==> flow/design.v <==
`timescale 1ns / 1ps
module mac #(
	  parameter N = 16
    )(
    input clk,rst,ce,
    input [N-1:0] a,
    input [N-1:0] b,
    input [N-1:0] c,
    output reg [N-1:0] p
    );
always@(posedge clk)
 begin
    if(rst)
    begin
        p<=0;
    end
    else if(ce)
    begin
        p <= (a*b+c);
    end
 end
endmodule
module variable_shift_reg #(parameter width = 8, parameter size = 3) (
input clk,
input ce,
input rst,
input [width-1:0] data_in,
output [width-1:0] data_out
);
reg [width-1:0] sr [size-1:0];
generate
genvar i;
for(i = 0;i < size;i = i + 1)
begin
    always@(posedge clk)
    begin
        if(rst)
        begin
            sr[i] <= 'd0;
        end
        else
        begin
            if(ce)
            begin
                if(i == 'd0)
                begin
                    sr[i] <= data_in;
                end
                else
                begin
                    sr[i] <= sr[i-1];
                end
            end
        end
    end
end
endgenerate
assign data_out = sr[size-1];
endmodule
module convolver #(
parameter n = 9'h010,
parameter k = 9'h003,
parameter s = 1,
parameter N = 16
)(
input clk,
input ce,
input global_rst,
input [N-1:0] activation,
input [(k*k)*16-1:0] weight1,
output[N-1:0] conv_op,
output valid_conv,
output end_conv
);
reg [31:0] count,count2,count3,row_count;
reg en1,en2,en3;
wire [15:0] tmp [k*k+1:0];
wire [15:0] weight [0:k*k-1];
generate
	genvar l;
	for(l=0;l<k*k;l=l+1)
	begin
      assign weight [l][N-1:0] = weight1[N*l +: N];
	end
endgenerate
assign tmp[0] = 32'h0000000;
generate
genvar i;
  for(i = 0;i<k*k;i=i+1)
  begin: MAC
    if((i+1)%k ==0)
    begin
      if(i==k*k-1)
      begin
      mac #(.N(N)) mac(
        .clk(clk),
        .ce(ce),
        .rst(global_rst),
        .a(activation),
        .b(weight[i]),
        .c(tmp[i]),
        .p(conv_op)
        );
      end
      else
      begin
      wire [N-1:0] tmp2;
      mac #(.N(N)) mac(
        .clk(clk),
        .ce(ce),
        .rst(global_rst),
        .a(activation),
        .b(weight[i]),
        .c(tmp[i]),
        .p(tmp2)
        );
      variable_shift_reg #(.width(N),.size(n-k)) SR (
          .clk(clk),
          .ce(ce),
          .rst(global_rst),
          .data_in(tmp2),
          .data_out(tmp[i+1])
          );
      end
    end
    else
    begin
   mac #(.N(N)) mac2(
      .clk(clk),
      .ce(ce),
      .rst(global_rst),
      .a(activation),
      .b(weight[i]),
      .c(tmp[i]),
      .p(tmp[i+1])
      );
    end
  end
endgenerate
always@(posedge clk)
begin
  if(global_rst)
  begin
    count <=0;
    count2<=0;
    count3<=0;
    row_count <= 0;
    en1<=0;
    en2<=1;
    en3<=0;
  end
  else if(ce)
  begin
    if(count == (k-1)*n+k-1)
    begin
      en1 <= 1'b1;
      count <= count+1'b1;
    end
    else
    begin
      count<= count+1'b1;
    end
  if(en1 && en2)
  begin
    if(count2 == n-k)
    begin
      count2 <= 0;
      en2 <= 0 ;
      row_count <= row_count + 1'b1;
    end
    else
    begin
      count2 <= count2 + 1'b1;
    end
  end
  if(~en2)
  begin
  if(count3 == k-2)
  begin
    count3<=0;
    en2 <= 1'b1;
  end
  else
    count3 <= count3 + 1'b1;
  end
  if((((count2 + 1) % s == 0) && (row_count % s == 0))||(count3 == k-2)&&(row_count % s == 0)||(count == (k-1)*n+k-1))
  begin
    en3 <= 1;
  end
  else
    en3 <= 0;
  end
end
	assign end_conv = (count>= n*n+2) ? 1'b1 : 1'b0;
	assign valid_conv = (en1&&en2&&en3);
endmodule
==> From RTL to reports: convolver <==
The steps from the RTL of convolver to its reports follow in flow order.
Line numbers count from 1 in the design file above.
Operators: Yosys type, input widths -> output width; for muxes data width and select width s.
Library cell names are shortened.
{ "setup": {"design": "convolver", "clock_port": "clk", "cell_library": "sky130hd", "corner": "tt_025C_1v80"} }

==> Elaborated design <==
Yosys after proc, flatten, opt, wreduce and memory -nomap, before mapping. Enables and synchronous resets that opt folds into registers are not counted as muxes. Print and check cells are not counted. Equal cells are merged and count once.
{ "word_totals": {"memories": 0, "out_inout_bits": 18, "inputBits": 163, "wordCells": 78, "latchBits": 0, "ff_bits": 659, "ram_bits": 0, "clocked_rd_ports_x_width": 0, "mem_bits_ro": 0} }
{ "classes": {"logic": 1, "n_addsub": 11, "mux": 7, "mul": 9, "n_cmp": 1, "n_reduce_logical": 5, "n_eq": 3, "n_shift": 0, "n_div": 0} }
{ "op_table": {"columns": ["op", "n"], "rows": [
  ["$mul 16x16->16", 9],
  ["$add 16x16->16", 8],
  ["$add 32x1->32 const B", 3],
  ["$mux 32", 2],
  ["$eq 32x1->1 const B", 1],
  ["$eq 32x4->1 const B", 1],
  ["$eq 32x6->1 const B", 1],
  ["$ge 32x9->1 const B", 1],
  ["$reduce_and 2->1", 3],
  ["$mux 1", 5],
  ["$logic_and 1x1->1", 2],
  ["$not 1->1", 1]
]} }

==> Depth <==
Yosys ltp: most cells in a row. Word level: on the elaborated netlist, between registers, memories and ports. Mapped: between sequential cells and ports; inverters and the memories' decode and read muxes count.
{ "logic_depth": {"depth_word": 5, "abc_area": 1, "mapped_depth": 33, "depth_no_buf": 29} }

==> After synthesis <==
The flow's flattened synthesis, as Yosys stat reports it; memories are mapped. The netlist is that of the ABC_AREA named above (0 if unset); the other value can give another one.
The area totals of this step are shown rounded.
{ "by_type": {"columns": ["type", "n", "type_area_um2"], "rows": [
  ["fa_1", 832, 1.67E+04],
  ["dfxtp_1", 659, 1.32E+04],
  ["inv_1", 2239, 8404.31],
  ["nand2_1", 1950, 7319.52],
  ["ha_1", 471, 5.89E+03],
  ["nor2_1", 1050, 3941.28],
  ["o21ai_0", 597, 2.99E+03],
  ["clkbuf_1", 356, 1.34E+03],
  ["a21oi_1", 256, 1.28E+03],
  ["nand3_1", 208, 1.04E+03],
  ["xor2_1", 118, 1.03E+03],
  ["xnor2_1", 103, 902.115],
  ["nor3_1", 79, 395.379],
  ["nand4_1", 56, 350.336],
  ["nand3b_1", 35, 262.752],
  ["nor4_1", 40, 250.24],
  ["buf_1", 55, 206.448],
  ["o211ai_1", 26, 195.187]
]} }
Not listed: further types 35, cells in them 185.
{ "synth_totals": {"buf_cells": 450, "flip_flops": 659, "sequential_area_um2": 13200, "cells": 9315, "yosys_area_um2": 67000} }

==> Worst setup path after synthesis <==
OpenSTA on the mapped netlist: ideal clock, no wires. The path of least setup slack (recovery checks aside). Input and output delay are each 20% of the period. Register names are those of the netlist, which keeps one name where synthesis merged equal registers.
{ "synth_timing": {"path_type": "in2reg", "from": "in activation[10]", "to": "reg MAC[1].genblk1.mac2.p[14]", "required_time_ns": 7.942, "arrival_ns": 6.742, "setup_slack_ns": 1.199, "in_delay_ns": 1.600, "delay_ns": 5.200, "t_first_pin_ns": 1.600, "period_ns": 8.0, "stages": 26, "n_path_buf": 4, "setup_ns": 0.058, "synth_period_reached_ns": 6.801} }
"delay_ns" is the arrival time less input delay plus setup time.
"stages" counts driving pins, that of a launching flip-flop among them; a cell with two outputs on the path counts twice.
"synth_period_reached_ns" = period - worst setup slack (recovery checks aside). The figure is calculated, with input and output delays left at 20% of the set period.
Between the ends stands the longest chain of elaborated cells between them, by number of cells; it is not shown to be the way that was timed. Of several equally long chains one is given.
Each line given opens the expression or statement behind the cell; cells for indexed reads and writes are added by Yosys, which also makes memories of some case tables.
{ "synth_via": {"cell_sequence": "buf_2 -> buf_2 -> buf_2 -> buf_1 -> nand2_1 -> inv_1 -> fa_1 -> inv_1 -> fa_1 -> inv_1 -> fa_1 -> inv_1 -> fa_1 -> inv_1 -> fa_1 -> inv_1 -> fa_1 -> inv_1 -> ha_1 -> nand2_1 -> nor3_1 -> nand3_1 -> a31o_2 -> nand3_1 -> o211ai_1 -> inv_1", "elab_chain_cells": 2, "cone_cells": 2, "cone_lines": 1, "classes_between": "add/sub (1); mul (1)"} }
{ "synth_rtl": {"columns": ["element", "line", "source"], "rows": [
  ["from (decl)", 69, "input [N-1:0] activation,"],
  ["$mul 16x16->16", 19, "p <= (a*b+c);"],
  ["$add 16x16->16", 19, null],
  ["to (assign)", 15, "p<=0;"],
  ["to (assign)", 19, null],
  ["to (decl)", 9, "output reg [N-1:0] p"]
]} }

==> Path in the finished layout <==
Path of least setup slack in the final report of entry A (OpenROAD, finished layout, wires in). Where an end is a register, its clock arrival counts in the times.
{ "layout_timing": {"path_type": "in2reg", "from": "in activation[11]", "to": "reg MAC[4].genblk1.mac2.p[15]", "setup_ns": 0.11, "setup_slack_ns": 0.15, "n_path_buf": 4, "t_first_pin_ns": 1.60, "required_time_ns": 8.57, "period_ns": 8.0, "stages": 21, "in_delay_ns": 1.60, "arrival_ns": 8.42} }
Between the ends stands the longest chain of elaborated cells between them, by number of cells; it is not shown to be the way that was timed. Of several equally long chains one is given.
{ "layout_via": {"cell_sequence": "clkdlybuf4s50_1 -> clkbuf_2 -> buf_2 -> buf_2 -> nand2_1 -> fa_1 -> fa_1 -> fa_1 -> inv_1 -> fa_1 -> fa_1 -> inv_1 -> fa_1 -> inv_1 -> ha_1 -> a21oi_1 -> o221ai_1 -> a21oi_2 -> a21oi_1 -> nor2_1 -> nor2_1", "elab_chain_cells": 2, "cone_cells": 2, "cone_lines": 1, "classes_between": "add/sub (1); mul (1)"} }
{ "layout_rtl": {"columns": ["element", "line", "source"], "rows": [
  ["from (decl)", 69, "input [N-1:0] activation,"],
  ["$mul 16x16->16", 19, "p <= (a*b+c);"],
  ["$add 16x16->16", 19, null],
  ["to (assign)", 15, "p<=0;"],
  ["to (assign)", 19, null],
  ["to (decl)", 9, "output reg [N-1:0] p"]
]} }

Wiki page: convolver / flow data

Measured results for convolver: 4 stored runs of the Yosys and OpenROAD flow on sky130hd. The settings differ; the order carries no meaning. The constraints put input and output delay at 20% of the set period each and load the outputs with 0.01 pF.
"clock period achieved" means the clock period less the worst setup slack. The figure is calculated, with input and output delays left at 20% of the set period.
"worst path time" means the part of the period allowed to the worst setup path (the constraints hold back 20% at inputs and 20% at outputs) less its slack; where the path has registers, the arrival times of their clocks count too.
"total design power": no workload was simulated; the value follows from the tool's default switching activity.
Measured values are rounded.

==> entry A: settings <==
{ "ABC_AREA": 1, "CAP_MARGIN": 10, "CELL_PAD_IN_SITES_GLOBAL_PLACEMENT": 3, "CORE_ASPECT_RATIO": 1.2, "CORE_UTILIZATION": 39, "CTS_CLUSTER_SIZE": 33, "GPL_TIMING_DRIVEN": 0, "SLEW_MARGIN": 40, "period_ns": 8.0, "CORE_MARGIN": 2 }
==> entry A: results <==
netlist area reported by Yosys: 67000 sq um
full die area: 175000 sq um
standard-cell area of the final layout: 75200 sq um
utilization after routing: 0.441
worst setup slack after layout: 0.150 ns
final setup TNS: 0.000 ns
final worst hold slack: 0.460 ns
total design power: 27.6 mW
clock period achieved: 7.850 ns
worst path time: 6.25 ns
critical path type: in2reg

==> entry B: settings <==
{ "CORE_UTILIZATION": 40, "period_ns": 8.0, "CAP_MARGIN": 20, "CORE_MARGIN": 2, "SLEW_MARGIN": 20 }
==> entry B: results <==
netlist area reported by Yosys: 63200 sq um
full die area: 161000 sq um
standard-cell area of the final layout: 70200 sq um
utilization after routing: 0.448
worst setup slack after layout: 0.931 ns
final setup TNS: 0.000 ns
final worst hold slack: 0.456 ns
total design power: 24.6 mW
clock period achieved: 7.069 ns
worst path time: 5.47 ns
critical path type: in2reg

==> entry C: settings <==
{ "CORE_MARGIN": 8, "CORE_UTILIZATION": 32, "GPL_TIMING_DRIVEN": 0, "PLACE_DENSITY_LB_ADDON": 0.25, "SETUP_SLACK_MARGIN": 2.68, "SLEW_MARGIN": 30, "period_ns": 9.38, "CAP_MARGIN": 20 }
==> entry C: results <==
netlist area reported by Yosys: 63200 sq um
full die area: 212000 sq um
standard-cell area of the final layout: 74600 sq um
utilization after routing: 0.379
worst setup slack after layout: 2.58 ns
final setup TNS: 0.000 ns
final worst hold slack: 0.482 ns
total design power: 24.1 mW
clock period achieved: 6.801 ns
worst path time: 4.93 ns
critical path type: in2reg

==> entry D: settings <==
{ "ABC_AREA": 1, "CAP_MARGIN": 10, "CELL_PAD_IN_SITES_GLOBAL_PLACEMENT": 3, "CORE_ASPECT_RATIO": 1.2, "CORE_UTILIZATION": 39, "CTS_CLUSTER_SIZE": 33, "GPL_TIMING_DRIVEN": 0, "MAX_ROUTING_LAYER": "met4", "PLACE_DENSITY_LB_ADDON": 0.29, "SLEW_MARGIN": 40, "TNS_END_PERCENT": 15, "period_ns": 8.0, "CORE_MARGIN": 2 }
==> entry D: results <==
netlist area reported by Yosys: 67000 sq um
full die area: 175000 sq um
standard-cell area of the final layout: 75200 sq um
utilization after routing: 0.441
worst setup slack after layout: 0.091 ns
final setup TNS: 0.000 ns
final worst hold slack: 0.463 ns
total design power: 27.6 mW
clock period achieved: 7.909 ns
worst path time: 6.31 ns
critical path type: in2reg
